==> flow/design.v <==
module processing_fsm(clock, reset, start_signal, size, done, 
                            buf_0_write_en, buf_1_write_en, error_buf_write_en,
                            buf_0_w_data, buf_1_w_data, error_mem_w_data,
                            buf_0_r_data, buf_1_r_data, error_mem_r_data,
                            buf_0_addr, buf_1_addr, error_mem_addr, buf_sel);
    input clock;
    input reset;
    input start_signal;
    input size;
    output reg done;
    output reg buf_0_write_en;
    output reg buf_1_write_en;
    output error_buf_write_en; 
    output reg [7:0] buf_0_w_data;
    output reg [7:0] buf_1_w_data;
    output [15:0] error_mem_w_data; 
    input  [7:0] buf_0_r_data;
    input  [7:0] buf_1_r_data;
    input  [15:0] error_mem_r_data; 
    output reg [15:0] buf_0_addr;
    output reg [15:0] buf_1_addr;
    output reg [15:0] error_mem_addr; 
    output reg buf_sel;
    assign error_buf_write_en = 1'b0;
    assign error_mem_w_data = 16'b0;
    parameter PIXEL_OFFSET = 1'b1, LINE_OFFSET = 9'd256, LINE_MAX = 8'd239, PIXELS_PER_LINE = 9'd256;
    parameter MAX_ADDRESS = 18'd61439;
    parameter
        WAIT              = 5'b00000,
        LOAD_MID_ERR      = 5'b00001,
        LOAD_BTM_ERR      = 5'b00010,
        CHECK_PACKET_ERR  = 5'b00011,
        NW_PIXEL          = 5'b00100,
        NORTH_PIXEL       = 5'b00101,
        NE_PIXEL          = 5'b00110,
        WEST_PIXEL        = 5'b00111,
        EAST_PIXEL        = 5'b01000,
        SW_PIXEL          = 5'b01001,
        SOUTH_PIXEL       = 5'b01010,
        SE_PIXEL          = 5'b01011,
        MEM_WAIT_1        = 5'b01100,
        MEM_WAIT_2        = 5'b01101,
        MEM_WAIT_3        = 5'b01110,
        SUM               = 5'b01111,
        WRITE_RESULT      = 5'b10000,
        DONE              = 5'b10001;
    reg [7:0] nw_pixel;
    reg [7:0] n_pixel;
    reg [7:0] ne_pixel;
    reg [7:0] w_pixel;
    reg [7:0] e_pixel;
    reg [7:0] sw_pixel;
    reg [7:0] s_pixel;
    reg [7:0] se_pixel;
    reg init;
    reg [15:0] pixel_address;
    reg [10:0] sum; 
    reg [15:0] err_buf_top;
    reg [15:0] err_buf_mid;
    reg [15:0] err_buf_btm;
    reg [1:0] channel_count;
    reg [5:0] pixel_count;
    reg [3:0] packet_count;
    reg [7:0] line_count;
    wire [5:0] pixel_max;
    wire [3:0] packet_max;
    reg at_top;
    reg at_bottom;
    reg at_left;
    reg at_right;
    reg error_line_offset_w;
    reg error_line_offset_e;
    reg [4:0] state;
    reg from_buf_ne;
    reg from_buf_n;
    reg from_buf_nw;
    reg from_buf_w;
    reg from_buf_e;
    reg from_buf_sw;
    reg from_buf_s;
    reg from_buf_se;
    wire [4:0] packet_w = {1'b0, packet_count} - error_line_offset_w;
    wire [4:0] packet_e = {1'b0, packet_count} + error_line_offset_e;
    wire top_err_w = packet_w[4] ? 1'b0 : err_buf_top[4'd15 - packet_w[3:0]];
    wire btm_err_w = packet_w[4] ? 1'b0 : err_buf_btm[4'd15 - packet_w[3:0]];
    wire btm_err_e = packet_e[4] ? 1'b0 : err_buf_btm[4'd15 - packet_e[3:0]];
    assign pixel_max =  (size == 2'b10) ? 63 :
                        (size == 2'b01) ? 31 :
                                          15 ;
    assign packet_max = (size == 2'b10) ? 3 :
                        (size == 2'b01) ? 7 :
                                         15 ;
    always @(posedge clock, negedge reset) begin
        if(!reset) begin
            at_top <= 0;
            at_bottom <= 0;
            at_left <= 0;
            at_right <= 0;
        end
        else begin
            case(state)
                CHECK_PACKET_ERR: begin
                    if (line_count == 0) begin
                        at_top <= 1'b1;
                        at_bottom <= 1'b0;
                    end
                    else if (line_count == 239) begin
                        at_top <= 1'b0;
                        at_bottom <= 1'b1;
                    end
                    else begin 
                        at_top <= 1'b0;
                        at_bottom <= 1'b0;
                    end
                    if (pixel_count == 0 && packet_count == 0) begin
                        at_left <= 1'b1; 
                        at_right <= 1'b0;
                    end 
                    else if (pixel_count == pixel_max && packet_count == packet_max) begin
                        at_left <= 1'b0; 
                        at_right <= 1'b1;
                    end
                    else begin
                        at_left <= 1'b0; 
                        at_right <= 1'b0;
                    end
                end
                default: begin
                    at_top <= at_top;
                    at_bottom <= at_bottom;
                    at_left <= at_left;
                    at_right <= at_right;
                end
            endcase
        end 
    end
    always @(posedge clock, negedge reset) begin
        if(!reset) begin
            error_line_offset_w <= 1'b0;
            error_line_offset_e <= 1'b0;
        end
        else begin
            case(state)
                CHECK_PACKET_ERR: begin
                    if (err_buf_mid[15-packet_count] == 1) begin
                        if (pixel_count == 0) begin
                            error_line_offset_w <= 1'b1;
                            error_line_offset_e <= 1'b0;
                        end
                        else if (pixel_count == pixel_max) begin
                            error_line_offset_e <= 1'b1;
                            error_line_offset_w <= 1'b0;
                        end
                        else begin
                            error_line_offset_w <= 1'b0;
                            error_line_offset_e <= 1'b0;
                        end
                    end
                    else begin
                        error_line_offset_w <= 1'b0;
                        error_line_offset_e <= 1'b0;
                    end
                end
                default: begin
                    error_line_offset_w <= error_line_offset_w;
                    error_line_offset_e <= error_line_offset_e;
                end
            endcase
        end
    end
    always @(posedge clock, negedge reset) begin
        if(!reset) begin
            pixel_address <= 0;
        end
        else begin
            case(state)
                WAIT: begin
                    pixel_address <= 0;
                end
                CHECK_PACKET_ERR: begin
                    pixel_address <= line_count * PIXELS_PER_LINE + 
                                     packet_count * (pixel_max + 1) + 
                                     pixel_count;
                end
                default: begin
                    pixel_address <= pixel_address;
                end
            endcase
        end 
    end
    always @(posedge clock, negedge reset) begin
        if(!reset) begin
            nw_pixel <= 0;
            n_pixel <= 0;
            ne_pixel <= 0;
            w_pixel <= 0;
            e_pixel <= 0;
            sw_pixel <= 0;
            s_pixel <= 0;
            se_pixel <= 0;
        end
        else begin
            case(state)
                WEST_PIXEL: begin
                    if (from_buf_nw) begin
                        nw_pixel <= buf_1_r_data;
                    end
                    else begin
                        nw_pixel <= buf_0_r_data;
                    end
                end
                EAST_PIXEL: begin
                    if (from_buf_n) begin
                        n_pixel <= buf_1_r_data;
                    end
                    else begin
                        n_pixel <= buf_0_r_data;
                    end
                end
                SW_PIXEL: begin
                    if (from_buf_ne) begin
                        ne_pixel <= buf_1_r_data;
                    end
                    else begin
                        ne_pixel <= buf_0_r_data;
                    end
                end
                SOUTH_PIXEL: begin
                    if (from_buf_w) begin
                        w_pixel <= buf_1_r_data;
                    end
                    else begin
                        w_pixel <= buf_0_r_data;
                    end
                end
                SE_PIXEL: begin
                    if (from_buf_e) begin
                        e_pixel <= buf_1_r_data;
                    end
                    else begin
                        e_pixel <= buf_0_r_data;
                    end
                end
                MEM_WAIT_1: begin
                    if (from_buf_sw) begin
                        sw_pixel <= buf_1_r_data;
                    end
                    else begin
                        sw_pixel <= buf_0_r_data;
                    end
                end
                MEM_WAIT_2: begin
                    if (from_buf_s) begin
                        s_pixel <= buf_1_r_data;
                    end
                    else begin
                        s_pixel <= buf_0_r_data;
                    end
                end
                MEM_WAIT_3: begin
                    if (from_buf_se) begin
                        se_pixel <= buf_1_r_data;
                    end
                    else begin
                        se_pixel <= buf_0_r_data;
                    end
                end
                default: begin
                    nw_pixel <= nw_pixel;
                    n_pixel <= n_pixel;
                    ne_pixel <= ne_pixel;
                    w_pixel <= w_pixel;
                    e_pixel <= e_pixel;
                    sw_pixel <= sw_pixel;
                    s_pixel <= s_pixel;
                    se_pixel <= se_pixel;
                end
            endcase
        end
    end
    always @(posedge clock, negedge reset) begin
        if(!reset) begin
            sum <= 0;
        end
        else begin
            case(state)
                SUM: begin
                    if (at_top && at_left) begin
                        sum <= (e_pixel + e_pixel + se_pixel + se_pixel + s_pixel + s_pixel + e_pixel + s_pixel) >> 3;
                    end
                    else if (at_top && at_right) begin
                        sum <= (w_pixel + w_pixel + sw_pixel + sw_pixel + s_pixel + s_pixel + w_pixel + s_pixel) >> 3;
                    end
                    else if (at_top) begin
                        sum <= (w_pixel + w_pixel + sw_pixel + s_pixel + s_pixel + se_pixel + e_pixel + e_pixel) >> 3;
                    end
                    else if (at_bottom && at_left) begin
                        sum <= (n_pixel + n_pixel + ne_pixel + ne_pixel + e_pixel + e_pixel + n_pixel + e_pixel) >> 3;
                    end
                    else if (at_bottom && at_right) begin
                        sum <= (w_pixel + w_pixel + nw_pixel + nw_pixel + n_pixel + n_pixel + w_pixel + n_pixel) >> 3;
                    end
                    else if (at_left) begin
                        sum <= (n_pixel + n_pixel + ne_pixel + e_pixel + e_pixel + se_pixel + s_pixel + s_pixel) >> 3;
                    end
                    else if (at_right) begin
                        sum <= (n_pixel + n_pixel + nw_pixel + w_pixel + w_pixel + sw_pixel + s_pixel + s_pixel) >> 3;
                    end
                    else if (at_bottom) begin
                        sum <= (w_pixel + nw_pixel + n_pixel + ne_pixel + e_pixel + w_pixel + n_pixel + e_pixel) >> 3; 
                    end
                    else begin
                        sum <= (nw_pixel + n_pixel + ne_pixel + w_pixel + e_pixel + sw_pixel + s_pixel + se_pixel) >> 3; 
                    end
                end
                default: begin
                    sum <= sum;
                end
            endcase
        end
    end
    always @(posedge clock, negedge reset) begin
        if(!reset) begin
            line_count <= 0;
            packet_count <= 0;
            pixel_count <= 0;
        end
        else begin
            case(state)
                WAIT: begin
                    pixel_count <= 0;
                    packet_count <= 0;
                    line_count <= 0;
                end
                CHECK_PACKET_ERR: begin
                    if(err_buf_mid[15-packet_count] == 1) begin
                        pixel_count <= pixel_count;
                        packet_count <= packet_count;
                        line_count <= line_count;
                    end
                    else begin
                        if (packet_count == packet_max) begin
                            if (line_count == LINE_MAX) begin
                                pixel_count <= 0;
                                packet_count <= 0;
                                line_count <= 0;
                            end
                            else begin
                                pixel_count <= 0;
                                packet_count <= 0;
                                line_count <= line_count + 1;
                            end
                        end
                        else begin
                            pixel_count <= 0;
                            packet_count <= packet_count + 1;
                            line_count <= line_count;
                        end
                    end
                end
                WRITE_RESULT: begin
                        if (pixel_count == pixel_max) begin
                            pixel_count <= 0;
                            if (packet_count == packet_max) begin
                                packet_count <= 0;
                                if(line_count == LINE_MAX) begin
                                    line_count <= 0;
                                end
                                else begin
                                    line_count <= line_count + 1;
                                end
                            end
                            else begin
                                packet_count <= packet_count + 1;
                                line_count <= line_count;
                            end
                        end
                        else begin
                            pixel_count <= pixel_count + 1;
                            packet_count <= packet_count;
                            line_count <= line_count;
                        end
                    end
                DONE: begin
                    line_count <= 0;
                    packet_count <= 0;
                    pixel_count <= 0;
                end
                default: begin
                    line_count <= line_count;
                    packet_count <= packet_count;
                    pixel_count <= pixel_count;
                end
            endcase
        end
    end
    always @(posedge clock, negedge reset)
    begin
        if(!reset) begin
            buf_0_w_data <= 0;
            buf_0_write_en <= 0;
            buf_1_w_data <= 0;
            buf_1_write_en <= 0;
        end
        else begin
            case(state)
                WRITE_RESULT: begin
                    if (buf_sel) begin
                        buf_1_w_data <= sum;
                        buf_1_write_en <= 1;
                    end
                    else begin
                        buf_0_w_data <= sum;
                        buf_0_write_en <= 1;
                    end
                end
                default: begin
                    buf_0_w_data <= buf_0_w_data;
                    buf_0_write_en <= 0;
                    buf_1_w_data <= buf_1_w_data;
                    buf_1_write_en <= 0;
                end
            endcase
        end
    end
    always @(posedge clock, negedge reset) begin
        if(!reset) begin
            buf_sel <= 0;
            done <= 0;
        end
        else begin
            case(state)
                DONE: begin
                    buf_sel <= ~buf_sel;
                    done <= 1;
                end
                default: begin
                    buf_sel <= buf_sel;
                    done <= 0;
                end
            endcase
        end
    end
    always @(posedge clock, negedge reset) begin
        if(!reset) begin
            buf_0_addr <= 16'b0;
            buf_1_addr <= 16'b0;
            from_buf_nw <= 1'b0;
            from_buf_n <= 1'b0;
            from_buf_ne <= 1'b0;
            from_buf_w <= 1'b0;
            from_buf_e <= 1'b0;
            from_buf_sw <= 1'b0;
            from_buf_s <= 1'b0;
            from_buf_se <= 1'b0;
        end
        else begin
            case(state)
                NW_PIXEL: begin
                    if (buf_sel == 0) begin
                        if (top_err_w) begin
                            buf_0_addr <= buf_0_addr;
                            buf_1_addr <= pixel_address - PIXEL_OFFSET - LINE_OFFSET;
                            from_buf_nw <= 1'b1;
                        end 
                        else begin
                            buf_0_addr <= pixel_address - PIXEL_OFFSET - LINE_OFFSET;
                            buf_1_addr <= buf_1_addr;
                            from_buf_nw <= 1'b0;
                        end
                    end
                    else begin
                        if (top_err_w) begin
                            buf_0_addr <= pixel_address - PIXEL_OFFSET - LINE_OFFSET;
                            buf_1_addr <= buf_1_addr;
                            from_buf_nw <= 1'b0;
                        end 
                        else begin
                            buf_1_addr <= pixel_address - PIXEL_OFFSET - LINE_OFFSET;
                            buf_0_addr <= buf_0_addr;
                            from_buf_nw <= 1'b1;
                        end
                    end
                end
                NORTH_PIXEL: begin
                    if (buf_sel == 0) begin
                        if (err_buf_top[15-packet_count]) begin
                            buf_1_addr <= pixel_address - LINE_OFFSET;
                            buf_0_addr <= buf_0_addr;
                            from_buf_n <= 1'b1;
                        end 
                        else begin
                            buf_0_addr <= pixel_address - LINE_OFFSET;
                            buf_1_addr <= buf_1_addr;
                            from_buf_n <= 1'b0;
                        end
                    end
                    else begin
                        if (err_buf_top[15-packet_count]) begin
                            buf_0_addr <= pixel_address - LINE_OFFSET;
                            buf_1_addr <= buf_1_addr;
                            from_buf_n <= 1'b0;
                        end 
                        else begin
                            buf_1_addr <= pixel_address - LINE_OFFSET;
                            buf_0_addr <= buf_0_addr;
                            from_buf_n <= 1'b1;
                        end
                    end
                end
                NE_PIXEL: begin
                    if (buf_sel == 0) begin
                        if (top_err_w) begin
                            buf_1_addr <= pixel_address + PIXEL_OFFSET - LINE_OFFSET;
                            buf_0_addr <= buf_0_addr;
                            from_buf_ne <= 1'b1;
                        end 
                        else begin
                            buf_0_addr <= pixel_address + PIXEL_OFFSET - LINE_OFFSET;
                            buf_1_addr <= buf_1_addr;
                            from_buf_ne <= 1'b0;
                        end
                    end
                    else begin
                        if (top_err_w) begin
                            buf_0_addr <= pixel_address + PIXEL_OFFSET - LINE_OFFSET;
                            buf_1_addr <= buf_1_addr;
                            from_buf_ne <= 1'b0;
                        end 
                        else begin
                            buf_1_addr <= pixel_address + PIXEL_OFFSET - LINE_OFFSET;
                            buf_0_addr <= buf_0_addr;
                            from_buf_ne <= 1'b1;
                        end
                    end
                end
                WEST_PIXEL: begin
                    if (buf_sel == 0) begin
                        buf_1_addr <= pixel_address - PIXEL_OFFSET;
                        buf_0_addr <= buf_0_addr;
                        from_buf_w <= 1'b1;
                    end
                    else begin
                        buf_0_addr <= pixel_address - PIXEL_OFFSET;
                        buf_1_addr <= buf_1_addr;
                        from_buf_w <= 1'b0;
                    end
                end
                EAST_PIXEL: begin
                    if (buf_sel == 0) begin
                        buf_1_addr <= pixel_address + PIXEL_OFFSET;
                        buf_0_addr <= buf_1_addr;
                        from_buf_e <= 1'b1;
                    end
                    else begin
                        buf_0_addr <= pixel_address + PIXEL_OFFSET;
                        buf_1_addr <= buf_1_addr;
                        from_buf_e <= 1'b0;
                    end
                end
                SW_PIXEL: begin
                    if (buf_sel == 0) begin
                        if (btm_err_w) begin
                            buf_1_addr <= pixel_address - PIXEL_OFFSET + LINE_OFFSET;
                            buf_0_addr <= buf_0_addr;
                            from_buf_sw <= 1'b1;
                        end 
                        else begin
                            buf_0_addr <= pixel_address - PIXEL_OFFSET + LINE_OFFSET;
                            buf_1_addr <= buf_1_addr;
                            from_buf_sw <= 1'b0;
                        end
                    end
                    else begin
                        if (btm_err_w) begin
                            buf_0_addr <= pixel_address - PIXEL_OFFSET + LINE_OFFSET;
                            buf_1_addr <= buf_1_addr;
                            from_buf_sw <= 1'b0;
                        end 
                        else begin
                            buf_1_addr <= pixel_address - PIXEL_OFFSET + LINE_OFFSET;
                            buf_0_addr <= buf_0_addr;
                            from_buf_sw <= 1'b1;
                        end
                    end
                end
                SOUTH_PIXEL: begin
                    if (buf_sel == 0) begin
                        if (err_buf_btm[15-packet_count]) begin
                            buf_1_addr <= pixel_address + LINE_OFFSET;
                            buf_0_addr <= buf_0_addr;
                            from_buf_s <= 1'b1;
                        end 
                        else begin
                            buf_0_addr <= pixel_address + LINE_OFFSET;
                            buf_1_addr <= buf_1_addr;
                            from_buf_s <= 1'b0;
                        end
                    end
                    else begin
                        if (err_buf_btm[15-packet_count]) begin
                            buf_0_addr <= pixel_address + LINE_OFFSET;
                            buf_1_addr <= buf_1_addr;
                            from_buf_s <= 1'b0;
                        end 
                        else begin
                            buf_1_addr <= pixel_address + LINE_OFFSET;
                            buf_0_addr <= buf_0_addr;
                            from_buf_s <= 1'b1;
                        end
                    end
                end
                SE_PIXEL: begin
                    if (buf_sel == 0) begin
                        if (btm_err_e) begin
                            buf_1_addr <= pixel_address + PIXEL_OFFSET + LINE_OFFSET;
                            buf_0_addr <= buf_0_addr;
                            from_buf_se <= 1'b1;
                        end 
                        else begin
                            buf_0_addr <= pixel_address + PIXEL_OFFSET + LINE_OFFSET;
                            buf_1_addr <= buf_1_addr;
                            from_buf_se <= 1'b0;
                        end
                    end
                    else begin
                        if (btm_err_e) begin
                            buf_0_addr <= pixel_address + PIXEL_OFFSET + LINE_OFFSET;
                            buf_1_addr <= buf_1_addr;
                            from_buf_se <= 1'b0;
                        end 
                        else begin
                            buf_1_addr <= pixel_address + PIXEL_OFFSET + LINE_OFFSET;
                            buf_0_addr <= buf_0_addr;
                            from_buf_se <= 1'b1;
                        end
                    end
                end
                default: begin
                    buf_0_addr <= buf_0_addr;
                    buf_1_addr <= buf_1_addr;
                    from_buf_nw <= from_buf_nw;
                    from_buf_n <= from_buf_n;
                    from_buf_ne <= from_buf_ne;
                    from_buf_w <= from_buf_w;
                    from_buf_e <= from_buf_e;
                    from_buf_sw <= from_buf_sw;
                    from_buf_s <= from_buf_s;
                    from_buf_se <= from_buf_se;
                end
            endcase
        end
    end
    always @(posedge clock, negedge reset)
    begin
        if(!reset) begin
            init <= 1'b1;
            err_buf_top <= 16'b0;
            err_buf_mid <= 16'b0;
            err_buf_btm <= 16'b0;
            error_mem_addr <= 16'b0;
        end
        else begin
            case(state)
                WAIT: begin
                    init <= 1'b1;
                    err_buf_top <= 16'b0;
                    err_buf_mid <= error_mem_r_data;
                    err_buf_btm <= 16'b0;
                    if (start_signal) begin
                        error_mem_addr <= 16'b1;
                    end
                    else begin
                        error_mem_addr <= 16'b0;
                    end
                end
                LOAD_MID_ERR: begin
                    init <= 1'b1;
                    err_buf_top <= err_buf_top;
                    err_buf_mid <= err_buf_mid;
                    err_buf_btm <= err_buf_btm;
                    error_mem_addr <= 16'b01;
                end
                LOAD_BTM_ERR: begin
                    init <= 1'b0;
                    if (init == 1'b1) begin
                        err_buf_top <= err_buf_top;
                        err_buf_mid <= err_buf_mid;
                        err_buf_btm <= err_buf_btm;
                        error_mem_addr <= error_mem_addr;
                    end
                    else begin
                        err_buf_top <= err_buf_mid;
                        err_buf_mid <= err_buf_btm;
                        err_buf_btm <= err_buf_btm;
                        error_mem_addr <= error_mem_addr;
                    end
                end
                CHECK_PACKET_ERR: begin
                    err_buf_top <= err_buf_top;
                    err_buf_mid <= err_buf_mid;
                    err_buf_btm <= error_mem_r_data;
                    error_mem_addr <= line_count + 1'b1;
                end
                default: begin
                    err_buf_top <= err_buf_top;
                    err_buf_mid <= err_buf_mid;
                    err_buf_btm <= err_buf_btm;
                    error_mem_addr <= error_mem_addr;
                end
            endcase
        end
    end
    always @ (posedge clock, negedge reset) begin
        if(!reset) begin
            state <= WAIT;
        end
        else begin
            case(state)
                WAIT: begin
                    if(start_signal) begin
                        state <= LOAD_MID_ERR;
                    end
                    else begin
                        state <= WAIT;
                    end
                end
                LOAD_MID_ERR: begin
                    state <= LOAD_BTM_ERR;
                end
                LOAD_BTM_ERR: begin
                    state <= CHECK_PACKET_ERR;
                end
                CHECK_PACKET_ERR: begin
                    if (err_buf_mid[15-packet_count] == 1'b1) begin
                        state <= NW_PIXEL;
                    end
                    else begin
                        if (packet_count == packet_max) begin
                            if (line_count == LINE_MAX) begin
                                state <= DONE;
                            end
                            else begin
                                state <= LOAD_BTM_ERR;
                            end
                        end
                        else begin
                            state <= CHECK_PACKET_ERR;
                        end
                    end
                end
                NW_PIXEL: begin
                    state <= NORTH_PIXEL;
                end
                NORTH_PIXEL: begin
                    state <= NE_PIXEL;
                end
                NE_PIXEL: begin
                    state <= WEST_PIXEL;
                end
                WEST_PIXEL: begin
                    state <= EAST_PIXEL;
                end 
                EAST_PIXEL: begin
                    state <= SW_PIXEL;
                end
                SW_PIXEL: begin
                    state <= SOUTH_PIXEL;
                end
                SOUTH_PIXEL: begin
                    state <= SE_PIXEL;
                end
                SE_PIXEL: begin
                    state <= MEM_WAIT_1;
                end
                MEM_WAIT_1: begin
                    state <= MEM_WAIT_2;
                end
                MEM_WAIT_2: begin
                    state <= MEM_WAIT_3;
                end
                MEM_WAIT_3: begin
                    state <= SUM;
                end
                SUM: begin
                    state <= WRITE_RESULT;
                end
                WRITE_RESULT: begin
                    if (pixel_count == pixel_max) begin
                        if (packet_count == packet_max) begin
                            if(line_count == LINE_MAX) begin
                                state <= DONE;
                            end
                            else begin
                                state <= LOAD_BTM_ERR;
                            end
                        end
                        else begin
                            state <= CHECK_PACKET_ERR;
                        end
                    end
                    else begin
                        state <= CHECK_PACKET_ERR;
                    end
                end
                DONE: begin
                    state <= WAIT;
                end 
            endcase
        end
    end
endmodule
# Tool chain data of processing_fsm
# Module processing_fsm before and after one edit of its RTL, step after step.
# "before" refers to lines of the RTL above, "after" to lines of the edited file.
# "delta": "after" minus "before" as printed here.
# Operators: Yosys type, input widths -> output width; for muxes data width and select width s.
# Library cell names are shortened.
# The mark - stands for no value.
# setup
top,processing_fsm
clock,clock
cell_library,sky130hd
lib_corner,tt_025C_1v80

# Diff
# Unified diff, file above to edited file.
# A script made this edit. It changes what the design does and was not meant as an optimisation.
# begin of diff
@@ -3,5 +3,5 @@
                             buf_0_w_data, buf_1_w_data, error_mem_w_data,
                             buf_0_r_data, buf_1_r_data, error_mem_r_data,
-                            buf_0_addr, buf_1_addr, error_mem_addr, buf_sel);
+                            buf_0_addr_o, buf_1_addr, error_mem_addr, buf_sel);
     input clock;
     input reset;
@@ -18,8 +18,10 @@
     input  [7:0] buf_1_r_data;
     input  [15:0] error_mem_r_data; 
-    output reg [15:0] buf_0_addr;
+    output reg [15:0] buf_0_addr_o;
     output reg [15:0] buf_1_addr;
     output reg [15:0] error_mem_addr; 
     output reg buf_sel;
+    reg [15:0] buf_0_addr;
+    always @(posedge clock) buf_0_addr_o <= buf_0_addr;
     assign error_buf_write_en = 1'b0;
     assign error_mem_w_data = 16'b0;
# end of diff

# Word level
# Counts by Yosys on the flattened word-level netlist (proc, flatten, opt, wreduce; memories kept). Register bits leave out memories and registers merged into their read ports (data or address). Print and check cells are left out.
# classes
element,before,after,delta
n_addsub,77,77,0
mul,1,1,0
equal,52,52,0
shift,6,6,0
mux,110,110,0
logic,1,1,0
n_reduce_logical,26,26,0
# Operator kinds equal on both sides are left out: 61.
# bits
element,before,after,delta
reg_bits,242,258,16
inputBits,36,36,0
output_inout_bits,85,85,0
word_cells,314,315,1

# Logic depth
# Longest topological path by Yosys (ltp), each cell counted once; first at word level (registers and memories cut), then after technology mapping (sequential cells cut; the memories' decode and read muxes count).
# logic_depth
element,before,after,delta
depth_word,15,15,0
abc_area,0,0,-
depth_mapped,20,21,1
mapped_depth_nobuf,20,21,1

# After synthesis
# Source: synth_stat.txt of the flow (Yosys; design flattened, memories mapped). It holds for the ABC_AREA given above (unset counts as 0); a run with the other value may have another netlist.
# synth_totals
element,before,after,delta
cell_count,2352,2432,80
yosys_area_um2,23022.1,23567.6,545.5
sequential_area_um2,6208.5,6528.8,320.3
ff_cells,248,264,16
n_buf,152,160,8
# types
type,before,after,delta
nor2_1,151,186,35
o21ai_0,102,127,25
nand2_1,152,132,-20
dfxtp_1,0,16,16
clkbuf_1,89,104,15
xnor2_1,73,63,-10
nor3_1,28,38,10
a211oi_1,19,9,-10
o41ai_1,2,10,8
and4_1,0,8,8
a222oi_1,8,1,-7
buf_4,30,24,-6
inv_1,294,289,-5
mux4_2,34,29,-5
a21o_1,28,23,-5
o21a_1,6,11,5
mux2i_1,114,118,4
nand3_1,38,42,4
# Cell types equal on both sides are left out: 12.
# Not every row of either side is listed.

# Timing after synthesis
# Path of least setup slack by OpenSTA after synthesis, without wires, with an ideal clock, recovery checks aside; 20% of the period is set as input and as output delay. Where synthesis merged equal registers, the netlist keeps one of their names.
# synth_timing
element,before,after,delta
path_type,register to register,register to register,-
start,register w_pixel[3],register w_pixel[3],-
end,register sum[3],register sum[5],-
tclk_ns,7.0,7.0,0.0
setup_time_ns,0.125,0.099,-0.026
t_first_pin_ns,0.000,0.000,0.000
t_arrival_ns,4.912,4.829,-0.083
required_time_ns,6.875,6.901,0.026
slack_ns,1.963,2.072,0.109
delay_ns,5.037,4.928,-0.109
driving_pins,16,18,2
path_buffers,0,0,0
period_less_setup_slack_ns,5.037,4.928,-0.109
# "delay_ns" = arrival - input delay + setup time.
# "driving_pins" counts driving pins, that of a launching flip-flop among them; a cell with two outputs on the path counts twice.
# "period_less_setup_slack_ns" is the clock period less the worst setup slack; recovery checks do not enter. This is arithmetic on one report: input and output delays are still those of the set period (20% each).
# Between the ends stands the longest chain of elaborated cells between them, by number of cells; it is not shown to be the way that was timed. Of several equally long chains one is given.
# A line is the first line of the expression or statement that the cell stems from. Yosys adds cells for indexed reads and writes and turns some case tables into memories.
# At most two assigning lines are given for a register; there are more.
# synth_between_before
path_cell_list,dfrtp_1 > inv_1 > fa_1 > inv_1 > fa_1 > fa_1 > inv_1 > fa_1 > inv_1 > fa_1 > a21o_1 > a21oi_1 > xnor2_1 > mux4_2 > mux4_2 > mux2_2
elab_chain_cells,15
cone_cells,43
cone_classes,add/sub: 35; mux: 8
# synth_lines_before
element,line,text
from (decl),50,reg [7:0] w_pixel;
from (assign),230,w_pixel <= buf_1_r_data;
from (assign),233,w_pixel <= buf_0_r_data;
$add 8x8->9,310,sum <= (w_pixel + nw_pixel + n_pixel + ne_pixel + e_pixel + w_pixel + n_pixel + e_pixel) >> 3;
$add 9x8->10,310,
$add 10x8->11,310,
$add 11x8->11 (4 in a row),310,
$mux 8,309,else if (at_bottom) begin
$mux 8,306,else if (at_right) begin
$mux 8,303,else if (at_left) begin
$mux 8,300,else if (at_bottom && at_right) begin
$mux 8,297,else if (at_bottom && at_left) begin
$mux 8,294,else if (at_top) begin
$mux 8,291,else if (at_top && at_right) begin
$mux 8,288,if (at_top && at_left) begin
to (assign),289,sum <= (e_pixel + e_pixel + se_pixel + se_pixel + s_pixel + s_pixel + e_pixel + s_pixel) >> 3;
to (assign),292,sum <= (w_pixel + w_pixel + sw_pixel + sw_pixel + s_pixel + s_pixel + w_pixel + s_pixel) >> 3;
# synth_between_after
path_cell_list,dfrtp_1 > inv_1 > fa_1 > inv_1 > fa_1 > fa_1 > inv_1 > fa_1 > inv_1 > fa_1 > a21o_1 > a21oi_1 > o21ai_0 > o211ai_1 > nand2_1 > mux4_2 > o2111a_1 > a311oi_1
elab_chain_cells,15
cone_cells,43
cone_classes,add/sub: 35; mux: 8
# synth_lines_after
element,line,text
from (decl),52,reg [7:0] w_pixel;
from (assign),232,w_pixel <= buf_1_r_data;
from (assign),235,w_pixel <= buf_0_r_data;
$add 8x8->9,312,sum <= (w_pixel + nw_pixel + n_pixel + ne_pixel + e_pixel + w_pixel + n_pixel + e_pixel) >> 3;
$add 9x8->10,312,
$add 10x8->11,312,
$add 11x8->11 (4 in a row),312,
$mux 8,311,else if (at_bottom) begin
$mux 8,308,else if (at_right) begin
$mux 8,305,else if (at_left) begin
$mux 8,302,else if (at_bottom && at_right) begin
$mux 8,299,else if (at_bottom && at_left) begin
$mux 8,296,else if (at_top) begin
$mux 8,293,else if (at_top && at_right) begin
$mux 8,290,if (at_top && at_left) begin
to (assign),291,sum <= (e_pixel + e_pixel + se_pixel + se_pixel + s_pixel + s_pixel + e_pixel + s_pixel) >> 3;
to (assign),294,sum <= (w_pixel + w_pixel + sw_pixel + sw_pixel + s_pixel + s_pixel + w_pixel + s_pixel) >> 3;

# Worst path after layout
# Path of least setup slack in the final report of each run of pair A (OpenROAD, finished layout, wires in). Where an end is a register, its clock arrival counts in the times.
# layout_timing
element,before,after,delta
path_type,register to register,register to register,-
start,register ne_pixel[2],register nw_pixel[2],-
end,register sum[3],register sum[5],-
tclk_ns,5.51,5.51,0.00
setup_time_ns,0.11,0.09,-0.02
t_first_pin_ns,0.61,0.56,-0.05
t_arrival_ns,5.74,5.62,-0.12
required_time_ns,6.00,5.99,-0.01
slack_ns,0.26,0.37,0.11
driving_pins,16,18,2
path_buffers,0,0,0
# Between the ends stands the longest chain of elaborated cells between them, by number of cells; it is not shown to be the way that was timed. Of several equally long chains one is given.
# At most two assigning lines are given for a register; there are more.
# layout_between_before
path_cell_list,dfrtp_1 > inv_1 > fa_1 > inv_1 > fa_1 > fa_1 > inv_1 > fa_1 > nor2_1 > fa_1 > a21o_1 > a21oi_1 > xnor2_1 > mux4_2 > mux4_2 > mux2_2
elab_chain_cells,14
cone_cells,30
cone_classes,add/sub: 22; mux: 8
# layout_lines_before
element,line,text
from (decl),49,reg [7:0] ne_pixel;
from (assign),222,ne_pixel <= buf_1_r_data;
from (assign),225,ne_pixel <= buf_0_r_data;
$add 9x8->10,313,sum <= (nw_pixel + n_pixel + ne_pixel + w_pixel + e_pixel + sw_pixel + s_pixel + se_pixel) >> 3;
$add 10x8->11,313,
$add 11x8->11 (4 in a row),313,
$mux 8,309,else if (at_bottom) begin
$mux 8,306,else if (at_right) begin
$mux 8,303,else if (at_left) begin
$mux 8,300,else if (at_bottom && at_right) begin
$mux 8,297,else if (at_bottom && at_left) begin
$mux 8,294,else if (at_top) begin
$mux 8,291,else if (at_top && at_right) begin
$mux 8,288,if (at_top && at_left) begin
to (assign),289,sum <= (e_pixel + e_pixel + se_pixel + se_pixel + s_pixel + s_pixel + e_pixel + s_pixel) >> 3;
to (assign),292,sum <= (w_pixel + w_pixel + sw_pixel + sw_pixel + s_pixel + s_pixel + w_pixel + s_pixel) >> 3;
# layout_between_after
path_cell_list,dfrtp_1 > inv_1 > fa_1 > inv_1 > fa_1 > fa_1 > inv_1 > fa_1 > nor2_1 > fa_1 > a21o_1 > a21oi_2 > o21ai_0 > o211ai_1 > nand2_1 > mux4_2 > o2111a_1 > a311oi_1
elab_chain_cells,15
cone_cells,34
lines_between,12
cone_classes,add/sub: 26; mux: 8
# layout_lines_after
element,line,text
from (decl),49,reg [7:0] nw_pixel;
from (assign),208,nw_pixel <= buf_1_r_data;
from (assign),211,nw_pixel <= buf_0_r_data;
$add 8x8->9,315,sum <= (nw_pixel + n_pixel + ne_pixel + w_pixel + e_pixel + sw_pixel + s_pixel + se_pixel) >> 3;
$add 9x8->10,315,
$add 10x8->11,315,
$add 11x8->11 (4 in a row),315,
$mux 8,311,else if (at_bottom) begin
$mux 8,308,else if (at_right) begin
$mux 8,305,else if (at_left) begin
$mux 8,302,else if (at_bottom && at_right) begin
$mux 8,299,else if (at_bottom && at_left) begin
$mux 8,296,else if (at_top) begin
$mux 8,293,else if (at_top && at_right) begin
$mux 8,290,if (at_top && at_left) begin
to (assign),291,sum <= (e_pixel + e_pixel + se_pixel + se_pixel + s_pixel + s_pixel + e_pixel + s_pixel) >> 3;
to (assign),294,sum <= (w_pixel + w_pixel + sw_pixel + sw_pixel + s_pixel + s_pixel + w_pixel + s_pixel) >> 3;

# Flow runs
# Both versions went through the flow (Yosys, OpenROAD) with the same settings in each pair. Constraints: input delay and output delay 20% of the set period each, output load 0.01 pF.
# flow_settings_pair_A
CORE_UTILIZATION,40
period_ns,5.51
CAP_MARGIN,20
CORE_MARGIN,2
SLEW_MARGIN,20
# measured_pair_A
element,before,after,delta
ys_area_um2,23022.1,23567.6,545.5
design_die_area_um2,59489.6,60875.7,1386.1
fin_util_pct,45.7,45.7,0.0
timing.setup.ws_ns,0.258,0.367,0.109
tns_ns,0.000,0.000,0.000
achieved_clock_period_ns,5.252,5.143,-0.109
# flow_settings_pair_B
CORE_UTILIZATION,33
GPL_TIMING_DRIVEN,1
MAX_ROUTING_LAYER,met5
MIN_ROUTING_LAYER,met1
PLACE_DENSITY_LB_ADDON,0.19
SETUP_SLACK_MARGIN,0.09
TNS_END_PERCENT,70
period_ns,6.49
CAP_MARGIN,20
CORE_MARGIN,2
SLEW_MARGIN,20
# measured_pair_B
element,before,after,delta
ys_area_um2,23022.1,23567.6,545.5
design_die_area_um2,71893.7,73571.1,1677.4
fin_util_pct,37.5,37.6,0.1
timing.setup.ws_ns,1.075,1.037,-0.038
tns_ns,0.000,0.000,0.000
timing.hold.ws_ns,0.492,0.361,-0.131
achieved_clock_period_ns,5.415,5.453,0.038
# "achieved_clock_period_ns" is the run's clock period less its worst setup slack. It is reckoned from that one timing run; input and output delays stay at 20% of the period that was set.
